==> flow/design.v <==
module DFF(D,clk,reset,Q);
	input D;  
	input clk;  
	input reset;  
	output reg Q;  
	always @(posedge clk or posedge reset) 
	begin
 		if(reset==1'b1)
  		Q <= 1'b0; 
 		else 
  		Q <= D; 
	end 
endmodule 
module partial_products (
	input [31:0]a,
	input [31:0]b,
	output reg [31:0][63:0]p_prods
);
	integer i;
	always @(a or b)
	begin
		for(i=0; i<32; i=i+1)begin
			if(b[i] == 1)begin
				p_prods[i] = a << i;
			end
			else
				p_prods[i] = 64'h00000000;
		end
	end
endmodule
module FA (
	input [63:0] x,
	input [63:0] y,
	input [63:0] z,
	output [63:0] u,
	output [63:0] v);
assign u = x^y^z;
assign v[0] = 0;
assign v[63:1] = (x&y) | (y&z) | (z&x);
endmodule
module rdcla (sum, cout, a, b, cin,clk);
	input [31:0] a, b;
	input cin,clk;
	output reg [31:0] sum;
	output reg cout;
	wire [32:0] carry0, carry1;
	wire [32:0] carry0_1, carry1_1, carry0_2, carry1_2, carry0_4, carry1_4, carry0_8, carry1_8, carry0_16, carry1_16;
	wire [32:0] carry0_1d, carry1_1d, carry0_2d, carry1_2d, carry0_4d, carry1_4d, carry0_8d, carry1_8d, carry0_16d, carry1_16d;
	wire [32:0] carry_final;
	wire [31:0] p0, p1, p2, p3, p4, p5, p6;
	assign carry0[0] = 1'b0;
	assign carry1[0] = 1'b1;
	assign p0 = a^b;
	DFF DFFP1 [31:0] (p0,clk,1'b0,p1);
	DFF DFFP2 [31:0] (p1,clk,1'b0,p2);
	DFF DFFP3 [31:0] (p2,clk,1'b0,p3);
	DFF DFFP4 [31:0] (p3,clk,1'b0,p4);
	DFF DFFP5 [31:0] (p4,clk,1'b0,p5);
	DFF DFFP6 [31:0] (p5,clk,1'b0,p6);
	assign carry_final = carry0_16 | (carry1_16 & {33{cin}});
	always @(*)
	begin
		sum = p6^carry_final[31:0];
		cout = carry_final[32];	
	end
	kpg_init init [32:1] (carry1[32:1], carry0[32:1], a[31:0], b[31:0], clk);
	assign carry1_1d[0] = carry1[0];
	assign carry0_1d[0] = carry0[0];
	assign carry1_2d[1:0] = carry1_1[1:0];
	assign carry0_2d[1:0] = carry0_1[1:0];
	assign carry1_4d[3:0] = carry1_2[3:0];
	assign carry0_4d[3:0] = carry0_2[3:0];
	assign carry1_8d[7:0] = carry1_4[7:0];
	assign carry0_8d[7:0] = carry0_4[7:0];
	assign carry1_16d[15:0] = carry1_8[15:0];
	assign carry0_16d[15:0] = carry0_8[15:0];
	kpg itr_1 [32:1] (carry1[32:1], carry0[32:1], carry1[31:0], carry0[31:0], carry1_1d[32:1], carry0_1d[32:1]);
	DFF DFF1 [32:0] (carry1_1d[32:0],clk,1'b0,carry1_1[32:0]);
	DFF DFF2 [32:0] (carry0_1d[32:0],clk,1'b0,carry0_1[32:0]);
	kpg itr_2 [32:2] (carry1_1[32:2], carry0_1[32:2], carry1_1[30:0], carry0_1[30:0], carry1_2d[32:2], carry0_2d[32:2]);
	DFF DFF3 [32:0] (carry1_2d[32:0],clk,1'b0,carry1_2[32:0]);
	DFF DFF4 [32:0] (carry0_2d[32:0],clk,1'b0,carry0_2[32:0]);
	kpg itr_4 [32:4] (carry1_2[32:4], carry0_2[32:4], carry1_2[28:0], carry0_2[28:0], carry1_4d[32:4], carry0_4d[32:4]);
	DFF DFF5 [32:0] (carry1_4d[32:0],clk,1'b0,carry1_4[32:0]);
	DFF DFF6 [32:0] (carry0_4d[32:0],clk,1'b0,carry0_4[32:0]);
	kpg itr_8 [32:8] (carry1_4[32:8], carry0_4[32:8], carry1_4[24:0], carry0_4[24:0], carry1_8d[32:8], carry0_8d[32:8]);
	DFF DFF7 [32:0] (carry1_8d[32:0],clk,1'b0,carry1_8[32:0]);
	DFF DFF8 [32:0] (carry0_8d[32:0],clk,1'b0,carry0_8[32:0]);
	kpg itr_16 [32:16] (carry1_8[32:16], carry0_8[32:16], carry1_8[16:0], carry0_8[16:0], carry1_16d[32:16], carry0_16d[32:16]);
	DFF DFF9 [32:0] (carry1_16d[32:0],clk,1'b0,carry1_16[32:0]);
	DFF DFF10 [32:0] (carry0_16d[32:0],clk,1'b0,carry0_16[32:0]);
endmodule
module kpg_init (
	output reg out1, out0,
	input a, b,clk
);
	always @(posedge clk)
	case ({a, b})
		2'b00: begin
			out0 <= 1'b0; out1 <= 1'b0;
		end
		2'b11: begin
			out0 <= 1'b1; out1 <= 1'b1;
		end
		default: begin 
			out0 <= 1'b0; out1 <= 1'b1;
		end
	endcase
endmodule
module kpg (
	input cur_bit_1, cur_bit_0, prev_bit_1, prev_bit_0,
	output reg out_bit_1, out_bit_0
);
	always @(*)
	begin
		if({cur_bit_1, cur_bit_0} == 2'b00)
			{out_bit_1, out_bit_0} = 2'b00;
		else if({cur_bit_1, cur_bit_0} == 2'b11)
			{out_bit_1, out_bit_0} = 2'b11;
		else
			{out_bit_1, out_bit_0} = {prev_bit_1, prev_bit_0};
	end
endmodule
module wallace (
	input [31:0] a,
	input [31:0] b,
	input clk,
	output [63:0] out
);
	wire [31:0][63:0]p_prods;
	integer i;
	partial_products pp (a, b, p_prods);
	wire [63:0] u_l11, v_l11, u_l12, v_l12, u_l13, v_l13, u_l14, v_l14, u_l15, v_l15, u_l16, v_l16, u_l17, v_l17, u_l18, v_l18, u_l19, v_l19, u_l110, v_l110;
	wire [63:0] u_l11d, v_l11d, u_l12d, v_l12d, u_l13d, v_l13d, u_l14d, v_l14d, u_l15d, v_l15d, u_l16d, v_l16d, u_l17d, v_l17d, u_l18d, v_l18d, u_l19d, v_l19d, u_l110d, v_l110d;
	FA l11 (p_prods[0][63:0], p_prods[1][63:0], p_prods[2][63:0], u_l11d[63:0], v_l11d[63:0]);
	FA l12 (p_prods[3][63:0], p_prods[4][63:0], p_prods[5][63:0], u_l12d[63:0], v_l12d[63:0]);
	FA l13 (p_prods[6][63:0], p_prods[7][63:0], p_prods[8][63:0], u_l13d[63:0], v_l13d[63:0]);
	FA l14 (p_prods[9][63:0], p_prods[10][63:0], p_prods[11][63:0], u_l14d[63:0], v_l14d[63:0]);
	FA l15 (p_prods[12][63:0], p_prods[13][63:0], p_prods[14][63:0], u_l15d[63:0], v_l15d[63:0]);
	FA l16 (p_prods[15][63:0], p_prods[16][63:0], p_prods[17][63:0], u_l16d[63:0], v_l16d[63:0]);
	FA l17 (p_prods[18][63:0], p_prods[19][63:0], p_prods[20][63:0], u_l17d[63:0], v_l17d[63:0]);
	FA l18 (p_prods[21][63:0], p_prods[22][63:0], p_prods[23][63:0], u_l18d[63:0], v_l18d[63:0]);
	FA l19 (p_prods[24][63:0], p_prods[25][63:0], p_prods[26][63:0], u_l19d[63:0], v_l19d[63:0]);
	FA l110 (p_prods[27][63:0], p_prods[28][63:0], p_prods[29][63:0], u_l110d[63:0], v_l110d[63:0]);
	DFF DFF_ul11 [63:0] (u_l11d[63:0],clk,1'b0,u_l11[63:0]);
	DFF DFF_ul12 [63:0] (u_l12d[63:0],clk,1'b0,u_l12[63:0]);
	DFF DFF_ul13 [63:0] (u_l13d[63:0],clk,1'b0,u_l13[63:0]);
	DFF DFF_ul14 [63:0] (u_l14d[63:0],clk,1'b0,u_l14[63:0]);
	DFF DFF_ul15 [63:0] (u_l15d[63:0],clk,1'b0,u_l15[63:0]);
	DFF DFF_ul16 [63:0] (u_l16d[63:0],clk,1'b0,u_l16[63:0]);
	DFF DFF_ul17 [63:0] (u_l17d[63:0],clk,1'b0,u_l17[63:0]);
	DFF DFF_ul18 [63:0] (u_l18d[63:0],clk,1'b0,u_l18[63:0]);
	DFF DFF_ul19 [63:0] (u_l19d[63:0],clk,1'b0,u_l19[63:0]);
	DFF DFF_ul110 [63:0] (u_l110d[63:0],clk,1'b0,u_l110[63:0]);
	DFF DFF_vl11 [63:0] (v_l11d[63:0],clk,1'b0,v_l11[63:0]);
	DFF DFF_vl12 [63:0] (v_l12d[63:0],clk,1'b0,v_l12[63:0]);
	DFF DFF_vl13 [63:0] (v_l13d[63:0],clk,1'b0,v_l13[63:0]);
	DFF DFF_vl14 [63:0] (v_l14d[63:0],clk,1'b0,v_l14[63:0]);
	DFF DFF_vl15 [63:0] (v_l15d[63:0],clk,1'b0,v_l15[63:0]);
	DFF DFF_vl16 [63:0] (v_l16d[63:0],clk,1'b0,v_l16[63:0]);
	DFF DFF_vl17 [63:0] (v_l17d[63:0],clk,1'b0,v_l17[63:0]);
	DFF DFF_vl18 [63:0] (v_l18d[63:0],clk,1'b0,v_l18[63:0]);
	DFF DFF_vl19 [63:0] (v_l19d[63:0],clk,1'b0,v_l19[63:0]);
	DFF DFF_vl110 [63:0] (v_l110d[63:0],clk,1'b0,v_l110[63:0]);
	wire [63:0] u_l21, v_l21, u_l22, v_l22, u_l23, v_l23, u_l24, v_l24, u_l25, v_l25, u_l26, v_l26, u_l27, v_l27;
	wire [63:0] u_l21d, v_l21d, u_l22d, v_l22d, u_l23d, v_l23d, u_l24d, v_l24d, u_l25d, v_l25d, u_l26d, v_l26d, u_l27d, v_l27d;
	FA l21 (u_l11[63:0], v_l11[63:0], u_l12[63:0], u_l21d[63:0], v_l21d[63:0]);
	FA l22 (v_l12[63:0], u_l13[63:0], v_l13[63:0], u_l22d[63:0], v_l22d[63:0]);
	FA l23 (u_l14[63:0], v_l14[63:0], u_l15[63:0], u_l23d[63:0], v_l23d[63:0]);
	FA l24 (v_l15[63:0], u_l16[63:0], v_l16[63:0], u_l24d[63:0], v_l24d[63:0]);
	FA l25 (u_l17[63:0], v_l17[63:0], u_l18[63:0], u_l25d[63:0], v_l25d[63:0]);
	FA l26 (v_l18[63:0], u_l19[63:0], v_l19[63:0], u_l26d[63:0], v_l26d[63:0]);
	wire [63:0] p30_1, p31_1, p31_2;
	DFF DFF_p30_1 [63:0] (p_prods[30][63:0],clk,1'b0,p30_1[63:0]);
	DFF DFF_p31_1 [63:0] (p_prods[31][63:0],clk,1'b0,p31_1[63:0]);
	DFF DFF_p31_2 [63:0] (p31_1[63:0],clk,1'b0,p31_2[63:0]);
	FA l27 (u_l110[63:0], v_l110[63:0], p30_1[63:0], u_l27d[63:0], v_l27d[63:0]);
	DFF DFF_ul21 [63:0] (u_l21d[63:0],clk,1'b0,u_l21[63:0]);
	DFF DFF_ul22 [63:0] (u_l22d[63:0],clk,1'b0,u_l22[63:0]);
	DFF DFF_ul23 [63:0] (u_l23d[63:0],clk,1'b0,u_l23[63:0]);
	DFF DFF_ul24 [63:0] (u_l24d[63:0],clk,1'b0,u_l24[63:0]);
	DFF DFF_ul25 [63:0] (u_l25d[63:0],clk,1'b0,u_l25[63:0]);
	DFF DFF_ul26 [63:0] (u_l26d[63:0],clk,1'b0,u_l26[63:0]);
	DFF DFF_ul27 [63:0] (u_l27d[63:0],clk,1'b0,u_l27[63:0]);
	DFF DFF_vl21 [63:0] (v_l21d[63:0],clk,1'b0,v_l21[63:0]);
	DFF DFF_vl22 [63:0] (v_l22d[63:0],clk,1'b0,v_l22[63:0]);
	DFF DFF_vl23 [63:0] (v_l23d[63:0],clk,1'b0,v_l23[63:0]);
	DFF DFF_vl24 [63:0] (v_l24d[63:0],clk,1'b0,v_l24[63:0]);
	DFF DFF_vl25 [63:0] (v_l25d[63:0],clk,1'b0,v_l25[63:0]);
	DFF DFF_vl26 [63:0] (v_l26d[63:0],clk,1'b0,v_l26[63:0]);
	DFF DFF_vl27 [63:0] (v_l27d[63:0],clk,1'b0,v_l27[63:0]);
	wire [63:0] u_l31, v_l31, u_l32, v_l32, u_l33, v_l33, u_l34, v_l34, u_l35, v_l35;
	wire [63:0] u_l31d, v_l31d, u_l32d, v_l32d, u_l33d, v_l33d, u_l34d, v_l34d, u_l35d, v_l35d;
	FA l31 (u_l21[63:0], v_l21[63:0], u_l22[63:0], u_l31d[63:0], v_l31d[63:0]);
	FA l32 (v_l22[63:0], u_l23[63:0], v_l23[63:0], u_l32d[63:0], v_l32d[63:0]);
	FA l33 (u_l24[63:0], v_l24[63:0], u_l25[63:0], u_l33d[63:0], v_l33d[63:0]);
	FA l34 (v_l25[63:0], u_l26[63:0], v_l26[63:0], u_l34d[63:0], v_l34d[63:0]);
	FA l35 (u_l27[63:0], v_l27[63:0], p31_2[63:0], u_l35d[63:0], v_l35d[63:0]);
	DFF DFF_ul31 [63:0] (u_l31d[63:0],clk,1'b0,u_l31[63:0]);
	DFF DFF_ul32 [63:0] (u_l32d[63:0],clk,1'b0,u_l32[63:0]);
	DFF DFF_ul33 [63:0] (u_l33d[63:0],clk,1'b0,u_l33[63:0]);
	DFF DFF_ul34 [63:0] (u_l34d[63:0],clk,1'b0,u_l34[63:0]);
	DFF DFF_ul35 [63:0] (u_l35d[63:0],clk,1'b0,u_l35[63:0]);
	DFF DFF_vl31 [63:0] (v_l31d[63:0],clk,1'b0,v_l31[63:0]);
	DFF DFF_vl32 [63:0] (v_l32d[63:0],clk,1'b0,v_l32[63:0]);
	DFF DFF_vl33 [63:0] (v_l33d[63:0],clk,1'b0,v_l33[63:0]);
	DFF DFF_vl34 [63:0] (v_l34d[63:0],clk,1'b0,v_l34[63:0]);
	DFF DFF_vl35 [63:0] (v_l35d[63:0],clk,1'b0,v_l35[63:0]);
	wire [63:0] u_l41, v_l41, u_l42, v_l42, u_l43, v_l43;
	wire [63:0] u_l41d, v_l41d, u_l42d, v_l42d, u_l43d, v_l43d;
	FA l41 (u_l31[63:0], v_l31[63:0], u_l32[63:0], u_l41d[63:0], v_l41d[63:0]);
	FA l42 (v_l32[63:0], u_l33[63:0], v_l33[63:0], u_l42d[63:0], v_l42d[63:0]);
	FA l43 (u_l34[63:0], v_l34[63:0], u_l35[63:0], u_l43d[63:0], v_l43d[63:0]);
	DFF DFF_ul41 [63:0] (u_l41d[63:0],clk,1'b0,u_l41[63:0]);
	DFF DFF_ul42 [63:0] (u_l42d[63:0],clk,1'b0,u_l42[63:0]);
	DFF DFF_ul43 [63:0] (u_l43d[63:0],clk,1'b0,u_l43[63:0]);
	DFF DFF_vl41 [63:0] (v_l41d[63:0],clk,1'b0,v_l41[63:0]);
	DFF DFF_vl42 [63:0] (v_l42d[63:0],clk,1'b0,v_l42[63:0]);
	DFF DFF_vl43 [63:0] (v_l43d[63:0],clk,1'b0,v_l43[63:0]);
	wire [63:0] u_l51, v_l51, u_l52, v_l52;
	wire [63:0] u_l51d, v_l51d, u_l52d, v_l52d;
	FA l51 (u_l41[63:0], v_l41[63:0], u_l42[63:0], u_l51d[63:0], v_l51d[63:0]);
	FA l52 (v_l42[63:0], u_l43[63:0], v_l43[63:0], u_l52d[63:0], v_l52d[63:0]);
	DFF DFF_ul51 [63:0] (u_l51d[63:0],clk,1'b0,u_l51[63:0]);
	DFF DFF_ul52 [63:0] (u_l52d[63:0],clk,1'b0,u_l52[63:0]);
	DFF DFF_vl51 [63:0] (v_l51d[63:0],clk,1'b0,v_l51[63:0]);
	DFF DFF_vl52 [63:0] (v_l52d[63:0],clk,1'b0,v_l52[63:0]);
	wire [63:0] u_l61, v_l61;
	wire [63:0] u_l61d, v_l61d;
	FA l61 (u_l51[63:0], v_l51[63:0], u_l52[63:0], u_l61d[63:0], v_l61d[63:0]);
	DFF DFF_ul61 [63:0] (u_l61d[63:0],clk,1'b0,u_l61[63:0]);
	DFF DFF_vl61 [63:0] (v_l61d[63:0],clk,1'b0,v_l61[63:0]);
	wire [63:0] u_l71, v_l71;
	wire [63:0] u_l71d, v_l71d;
	wire [63:0] v_l52_6;
	DFF DFF_vl52_6 [63:0] (v_l52[63:0],clk,1'b0,v_l52_6[63:0]);
	FA l71 (u_l61[63:0], v_l61[63:0], v_l52_6[63:0], u_l71d[63:0], v_l71d[63:0]);
	DFF DFF_ul71 [63:0] (u_l71d[63:0],clk,1'b0,u_l71[63:0]);
	DFF DFF_vl71 [63:0] (v_l71d[63:0],clk,1'b0,v_l71[63:0]);
	wire [63:0] u_l81, v_l81;
	wire [63:0] u_l81d, v_l81d;
	wire [63:0] v_l35_4, v_l35_5, v_l35_6, v_l35_7;
	DFF DFF_vl35_4 [63:0] (v_l35[63:0],clk,1'b0,v_l35_4[63:0]);
	DFF DFF_vl35_5 [63:0] (v_l35_4[63:0],clk,1'b0,v_l35_5[63:0]);
	DFF DFF_vl35_6 [63:0] (v_l35_5[63:0],clk,1'b0,v_l35_6[63:0]);
	DFF DFF_vl35_7 [63:0] (v_l35_6[63:0],clk,1'b0,v_l35_7[63:0]);
	FA l81 (u_l71[63:0], v_l71[63:0], v_l35_7[63:0], u_l81d[63:0], v_l81d[63:0]);
	DFF DFF_ul81 [63:0] (u_l81d[63:0],clk,1'b0,u_l81[63:0]);
	DFF DFF_vl81 [63:0] (v_l81d[63:0],clk,1'b0,v_l81[63:0]);
	wire c,cd;
	rdcla l91 (out[31:0], cd, u_l81[31:0], v_l81[31:0], 1'b0, clk);
	rdcla l92 (out[63:32], , u_l81[63:32], v_l81[63:32], cd, clk);
endmodule
module adder_8bit (a,b,cin,sum);
	input [7:0] a,b;
	input cin;
	output [7:0] sum;
	wire [7:0] partial_sum;
	wire [8:0] carry, p, carry_1, p_1, carry_2, p_2, carry_4, p_4;
	assign carry[0] = cin;
	assign p[0] = 0;
	kpg_initial initializing_kpg [8:1] (a[7:0], b[7:0], p[8:1], carry[8:1]);
	assign p_1[0] = cin;
	assign carry_1[0] = cin;
	assign p_2[1:0] = p_1[1:0];
	assign carry_2[1:0] = carry_1[1:0];
	assign p_4[3:0] = p_2[3:0];
	assign carry_4[3:0] = carry_2[3:0];
	kpg_ iteration_1 [8:1] (p[8:1], carry[8:1], p[7:0], carry[7:0], p_1[8:1], carry_1[8:1]);
	kpg_ iteration_2 [8:2] (p_1[8:2], carry_1[8:2], p_1[6:0], carry_1[6:0], p_2[8:2], carry_2[8:2]);
	kpg_ iteration_4 [8:4] (p_2[8:4], carry_2[8:4], p_2[4:0], carry_2[4:0], p_4[8:4], carry_4[8:4]);
	assign partial_sum = a^b;
	assign sum[7:0] = partial_sum[7:0]^carry_4[7:0];
endmodule
module kpg_initial (
	input a, b,
	output reg p, carry
);
	always @*
	case ({a, b})
		2'b00: begin
			p = 1'b0; carry = 1'b0;
		end
		2'b11: begin
			p = 1'b0; carry = 1'b1;
		end
		default: begin 
			p = 1'b1; carry = 1'b0;
		end
	endcase
endmodule
module kpg_ (
	input current_p, current_carry, from_p, from_carry,
	output reg final_p, final_carry
);
	always @(*)
	begin
		if({current_p, current_carry} == 2'b00)
			{final_p, final_carry} = 2'b00;
		else if({current_p, current_carry} == 2'b01)
			{final_p, final_carry} = 2'b01;
		else
			{final_p, final_carry} = {from_p, from_carry};
	end
endmodule
module fp_multiplier(input [31:0] a,input [31:0] b,output [31:0]out,input clk,
	input rst,input in_valid,output out_valid);
	wire S3,overflow;
	wire [47:0] productd,wallace_out,product;
	wire [7:0] exponent1,exponent2;
	wire [15:0] trim;
	wire [22:0] prod;
	wire [31:0] out1,out2,out3,out1d,out2d,out3d,outd;
	wire [31:0] a15,b15,a16,b16,a17,b17,a18,b18;
	sideband side(clk,a,b,a15,b15,a16,b16,a17,b17,a18,b18);
	reg [18:0] valid;
	always @(posedge clk)
	begin
		if(rst)
			valid <= 19'b0;
		else
			valid <= {valid[17:0],in_valid};
	end
	assign out_valid = valid[18];
	xor (S3,a15[31],b15[31]);
	wallace w1({8'b0,1'b1,a[22:0]},{8'b0,1'b1,b[22:0]},clk,{trim,productd});
	DFF DFF1[47:0] (productd[47:0],clk,1'b0,product[47:0]);
	assign overflow=product[47];
	assign wallace_out=product;
	adder_8bit adder1(a15[30:23],b15[30:23],overflow,exponent1);
	adder_8bit subtract_127(exponent1,8'b10000000,1'b1,exponent2);
	shifter_1bit shift [22:0] (prod[22:0],overflow, wallace_out[45:23], wallace_out[46:24]);
	assign out1d={S3,exponent2,prod};
	DFF DFF3 [31:0] (out1d,clk,1'b0,out1);
	check_zero check1(out2d,a16,b16,out1);  
	DFF DFF4 [31:0] (out2d,clk,1'b0,out2);
	check_inf check2(out3d,a17,b17,out2);  
	DFF DFF5 [31:0] (out3d,clk,1'b0,out3);
	check_nan check3(outd,a18,b18,out3);  
	DFF DFF6 [31:0] (outd,clk,1'b0,out);
endmodule
module sideband(input clk,input [31:0] a,input [31:0] b,
	output [31:0] a15,output [31:0] b15,output [31:0] a16,output [31:0] b16,
	output [31:0] a17,output [31:0] b17,output [31:0] a18,output [31:0] b18);
	reg [9*18-1:0] da, db;
	always @(posedge clk)
	begin
		da <= {da[9*17-1:0],a[31:23]};
		db <= {db[9*17-1:0],b[31:23]};
	end
	assign a15 = {da[9*15-1 -: 9],23'b0};
	assign b15 = {db[9*15-1 -: 9],23'b0};
	assign a16 = {da[9*16-1 -: 9],23'b0};
	assign b16 = {db[9*16-1 -: 9],23'b0};
	assign a17 = {da[9*17-1 -: 9],23'b0};
	assign b17 = {db[9*17-1 -: 9],23'b0};
	assign a18 = {da[9*18-1 -: 9],23'b0};
	assign b18 = {db[9*18-1 -: 9],23'b0};
endmodule
module shifter_1bit(output prod,input overflow,input out1,input out2);
	assign prod = (!overflow & out1) | (overflow & out2);
endmodule
module check_zero(output [31:0] out,input [31:0] a,	input [31:0] b,	input [31:0] prod);
	wire is_zero = ((|a[30:23]) & (|b[30:23]));		 
	assign out = (prod & {32{is_zero}}) | (32'b0_00000000_00000000000000000000000 & {32{!is_zero}});
endmodule
module check_inf(output [31:0] out,input [31:0] a,	input [31:0] b,input [31:0] prod);
	wire is_inf = ((&a[30:23]) | (&b[30:23]));		 
	assign out = (prod & {32{!is_inf}}) | ({a[31] ^ b[31], 31'b11111111_00000000000000000000000} & {32{is_inf}});
endmodule
module check_nan(output [31:0] out,input [31:0] a,	input [31:0] b,	input [31:0] prod);
	wire is_nan = ((&a[30:23]) & !(|b[30:23])) || (!(|a[30:23]) & (&b[30:23]));		 
	assign out = (prod & {32{!is_nan}}) | ({32'b0_11111111_11111111111111111111111} & {32{is_nan}});
endmodule
== Step by step through the tools: fp_multiplier ==
What the tools print for fp_multiplier, step after step.
Line numbers count from 1 in the design file above.
Operators carry their Yosys type and port widths (W data, S select, Z words).
Cell names lack the library's common part.
The mark - stands for no value.
Inputs
  design top: fp_multiplier
  clock input: clk
  library: sky130hd
  library corner: tt_025C_1v80

== Word-level counts ==
Source: Yosys, flattened and elaborated, memories not mapped. Widths are those after wreduce. Registers that Yosys merges into a memory's read port (data or address) are not register bits. Print and check cells do not count. Equal cells are merged and count once.
Bit counts
  bits in registers: 4594
  bits of input ports: 67
  output and inout port bits: 33
  elaborated cells: 5438
Cells by class
  eq/ne operators: 252
  mux-type cells: 380
  bitwise operators: 251
  reductions and logical operators: 299
Operators with widths (number)
  $and A63 B63 Y63: 45
  $or A63 B63 Y63: 44
  $xor A64 B64 Y64: 38
  $logic_not A2 Y1: 278
  $eq A2 B2 Y1 const B: 235
  $mux W2: 169
  $mux W1: 188
  $and A32 B32 Y32: 4
  $xor A32 B32 Y32: 3
  $xor A64 B25 Y64: 1
  $xor A64 B47 Y64: 1
  $and A1 B1 Y1: 49
  $and A46 B47 Y47: 1
  $and A47 B45 Y47: 1
  $and A45 B46 Y46: 1
  $xor A45 B46 Y46: 1
  $mux W46: 1
  $mux W45: 1
  $and A43 B44 Y44: 1
  $and A44 B42 Y44: 1
  $mux W44: 1
  $and A42 B43 Y43: 1
  $xor A42 B43 Y43: 1
  $mux W43: 1
  $mux W42: 1
  $and A40 B41 Y41: 1
  $and A41 B39 Y41: 1
  $mux W41: 1
Other operator kinds: 53; their cells: 111.

== Longest topological paths ==
Depth = most cells in a row (Yosys ltp): at word level without a register or memory, in the mapped netlist without a sequential cell, where the memories' decode and read muxes count.
Depth
  depth after elaboration: 22
  ABC_AREA: 0
  mapped depth: 10
  mapped depth without buffers: 9

== Mapped cells and area ==
The flow's flattened synthesis, as Yosys stat reports it; memories are mapped. The netlist is that of the ABC_AREA named above (0 if unset); the other value can give another one.
The area totals of this step are shown rounded.
Mapped netlist
  cells in the netlist: 4627
  mapped area: 73000 um^2
  sequential area: 51000 um^2
  flip-flop cells: 2560
Cells by type
  dfxtp_1: number 2560, area in all 5.12E+04 um^2
  fa_1: number 488, area in all 9769.37 um^2
  and2_1: number 626, area in all 3.92E+03 um^2
  ha_1: number 249, area in all 3.12E+03 um^2
  maj3_1: number 248, area in all 2.48E+03 um^2
  clkbuf_1: number 104, area in all 390.374 um^2
  inv_1: number 91, area in all 341.578 um^2
  mux2_2: number 26, area in all 292.781 um^2
  buf_4: number 32, area in all 240.23 um^2
  xnor2_1: number 25, area in all 218.96 um^2
  nand2b_1: number 32, area in all 200.192 um^2
  xor2_1: number 19, area in all 166.41 um^2
  nor2b_1: number 20, area in all 125.12 um^2
  or2_2: number 18, area in all 112.608 um^2
  a21oi_1: number 19, area in all 95.091 um^2
  nor4b_1: number 6, area in all 52.55 um^2
  or3_1: number 8, area in all 50.048 um^2
  mux2i_1: number 4, area in all 40.038 um^2
Other cell types: 23; their cells: 52.
The figures by module come from a second, unflattened synthesis with its own total; it is not the netlist above.
Second synthesis, totals
  cell total of the unflattened synthesis: 17198
  area total of the unflattened synthesis: 240000 um^2
Rows give one instance, submodules left out.
Modules
  DFF: instances 5549, cells 2, area 29 um^2, sequential area 25 um^2
  FA: instances 30, cells 66, area 1300 um^2, sequential area 0.0 um^2
  (no name shown): instances 1, cells 2241, area 15000 um^2, sequential area 0.0 um^2
  sideband: instances 1, cells 581, area 8400 um^2, sequential area 6500 um^2
  kpg: instances 268, cells 2, area 23 um^2, sequential area 0.0 um^2
  kpg_init: instances 64, cells 4, area 54 um^2, sequential area 40 um^2
  rdcla: instances 2, cells 103, area 1000 um^2, sequential area 0.0 um^2
  kpg_: instances 34, cells 2, area 23 um^2, sequential area 0.0 um^2
  check_nan: instances 1, cells 48, area 560 um^2, sequential area 0.0 um^2
  fp_multiplier: instances 1, cells 42, area 530 um^2, sequential area 380 um^2
  check_zero: instances 1, cells 44, area 430 um^2, sequential area 0.0 um^2
  adder_8bit: instances 2, cells 9, area 190 um^2, sequential area 0.0 um^2
  shifter_1bit: instances 23, cells 1, area 15 um^2, sequential area 0.0 um^2
  check_inf: instances 1, cells 42, area 330 um^2, sequential area 0.0 um^2
Modules not listed: 2.

== Timing after synthesis ==
OpenSTA on the mapped netlist: ideal clock, no wires. The path of least setup slack (recovery checks aside). Input and output delay are each 20% of the period. Register names are those of the netlist, which keeps one name where synthesis merged equal registers.
Timing post-synthesis
  kind: reg2reg
  start: register side.da[127]
  end: register DFF3[30].Q
  period: 2500 ps
  setup time: 120 ps
  arrival time: 2227 ps
  setup slack: 153 ps
  delay of the path: 2347 ps
  driving pins on the path: 10
  path buffers: 0
  synthesis period reached: 2347 ps
"delay of the path" = arrival - input delay + setup time.
"driving pins on the path" counts driving pins, that of a launching flip-flop among them; a cell with two outputs on the path counts twice.
"synthesis period reached" = period - worst setup slack (recovery checks aside). The figure is calculated, with input and output delays left at 20% of the set period.
Between the ends, post-synthesis
  cell sequence: dfxtp_1 > inv_1 > ha_1 > nor3b_1 > mux2_2 > xnor2_1 > nand3_1 > or3_4 > nor3_2 > xnor2_1
RTL lines, path post-synthesis
  from (decl): RTL line 345  | reg [9*18-1:0] da, db;
  from (assign): RTL line 348  | da <= {da[9*17-1:0],a[31:23]};
  to (assign): RTL line 9  | Q <= 1'b0;
  to (assign): RTL line 11  | Q <= D;
  to (decl): RTL line 5  | output reg Q;
Chain of elaborated cells between the ends: none given.

== Worst path after layout ==
Path of least setup slack in the final report of run B (OpenROAD, finished layout, wires in). Where an end is a register, its clock arrival counts in the times.
The path's times are printed in steps of 10 ps; the period is the one set.
Timing post-layout
  kind: reg2reg
  start: register side.db[126]
  end: register DFF3[30].Q
  period: 1350 ps
  setup time: 110 ps
  arrival time: 2900 ps
  setup slack: -820 ps
  driving pins on the path: 9
  path buffers: 0
Between the ends, post-layout
  cell sequence: dfxtp_2 > ha_4 > nor3b_4 > mux2_4 > xnor2_2 > nand3_1 > or3_4 > nor3_2 > xnor2_1
RTL lines, path post-layout
  from (decl): RTL line 345  | reg [9*18-1:0] da, db;
  from (assign): RTL line 349  | db <= {db[9*17-1:0],b[31:23]};
  to (assign): RTL line 9  | Q <= 1'b0;
  to (assign): RTL line 11  | Q <= D;
  to (decl): RTL line 5  | output reg Q;
Chain of elaborated cells between the ends: none given.

Data sheet: physical implementation of fp_multiplier

Flow measurements of fp_multiplier on sky130hd: 4 stored runs with different settings, listed in no order. Input and output delays are each 20% of the period that was set; the output load is 0.01 pF.
"clock period reached" means the clock period less the worst setup slack. The figure is calculated, with input and output delays left at 20% of the set period.
"allowed time less slack (worst setup path)": the worst setup path's part of the clock period (all of it between registers, 20% less for each end at a port) less its slack. A launch clock that arrives late makes it longer, a capture clock that arrives late makes it shorter.
"power consumption": no workload was simulated; the value follows from the tool's default switching activity.
"allowed time less slack (worst setup path)" is known to 10 ps.
The results are shown rounded.

==> run A: settings <==
{ "ABC_AREA": 0, "CAP_MARGIN": 20, "CELL_PAD_IN_SITES_DETAIL_PLACEMENT": 0, "CELL_PAD_IN_SITES_GLOBAL_PLACEMENT": 3, "CORE_ASPECT_RATIO": 1.01, "CORE_MARGIN": 2, "CORE_UTILIZATION": 69, "CTS_CLUSTER_DIAMETER": 313, "CTS_CLUSTER_SIZE": 16, "GPL_ROUTABILITY_DRIVEN": 0, "GPL_TIMING_DRIVEN": 0, "HOLD_SLACK_MARGIN": 0.17, "MAX_ROUTING_LAYER": "met4", "MIN_ROUTING_LAYER": "met1", "PLACE_DENSITY_LB_ADDON": 0.25, "SETUP_SLACK_MARGIN": 0.47, "SLEW_MARGIN": 15, "TNS_END_PERCENT": 25, "period_ns": 3.07 }
==> run A: results <==
not finished: placement ended with error FLW-0024

==> run B: settings <==
{ "GPL_ROUTABILITY_DRIVEN": 0, "TNS_END_PERCENT": 15, "period_ns": 1.35, "CAP_MARGIN": 20, "CORE_MARGIN": 2, "CORE_UTILIZATION": 40, "SLEW_MARGIN": 20 }
==> run B: results <==
die size: 190000 um^2
smallest hold slack: 120 ps
post-layout utilization: 48 %
setup slack of the critical path: -820 ps
mapped cell area after synthesis: 73000 um^2
allowed time less slack (worst setup path): 2170 ps
worst setup path type: reg2reg
power consumption: 190 mW
standard-cell area after layout: 87000 um^2
summed negative setup slack: -21000 ps
clock period reached: 2165 ps

==> run C: settings <==
{ "CORE_UTILIZATION": 18, "period_ns": 2.44, "CAP_MARGIN": 20, "CORE_MARGIN": 2, "SLEW_MARGIN": 20 }
==> run C: results <==
summed negative setup slack: 0 ps
allowed time less slack (worst setup path): 2400 ps
worst setup path type: reg2reg
mapped cell area after synthesis: 73000 um^2
post-layout utilization: 22 %
standard-cell area after layout: 90000 um^2
smallest hold slack: 120 ps
die size: 410000 um^2
clock period reached: 2396 ps
setup slack of the critical path: 44 ps
power consumption: 110 mW

==> run D: settings <==
{ "ABC_AREA": 0, "CAP_MARGIN": 20, "CELL_PAD_IN_SITES_DETAIL_PLACEMENT": 0, "CELL_PAD_IN_SITES_GLOBAL_PLACEMENT": 3, "CORE_ASPECT_RATIO": 1.01, "CORE_MARGIN": 2, "CORE_UTILIZATION": 39, "CTS_CLUSTER_DIAMETER": 313, "CTS_CLUSTER_SIZE": 16, "GPL_ROUTABILITY_DRIVEN": 0, "GPL_TIMING_DRIVEN": 0, "MAX_ROUTING_LAYER": "met4", "MIN_ROUTING_LAYER": "met1", "PLACE_DENSITY_LB_ADDON": 0.25, "SETUP_SLACK_MARGIN": 0.47, "SLEW_MARGIN": 15, "period_ns": 3.07 }
==> run D: results <==
clock period reached: 2442 ps
setup slack of the critical path: 630 ps
power consumption: 76 mW
allowed time less slack (worst setup path): 2440 ps
worst setup path type: reg2reg
summed negative setup slack: 0 ps
standard-cell area after layout: 82000 um^2
die size: 190000 um^2
mapped cell area after synthesis: 73000 um^2
post-layout utilization: 44 %
smallest hold slack: 250 ps
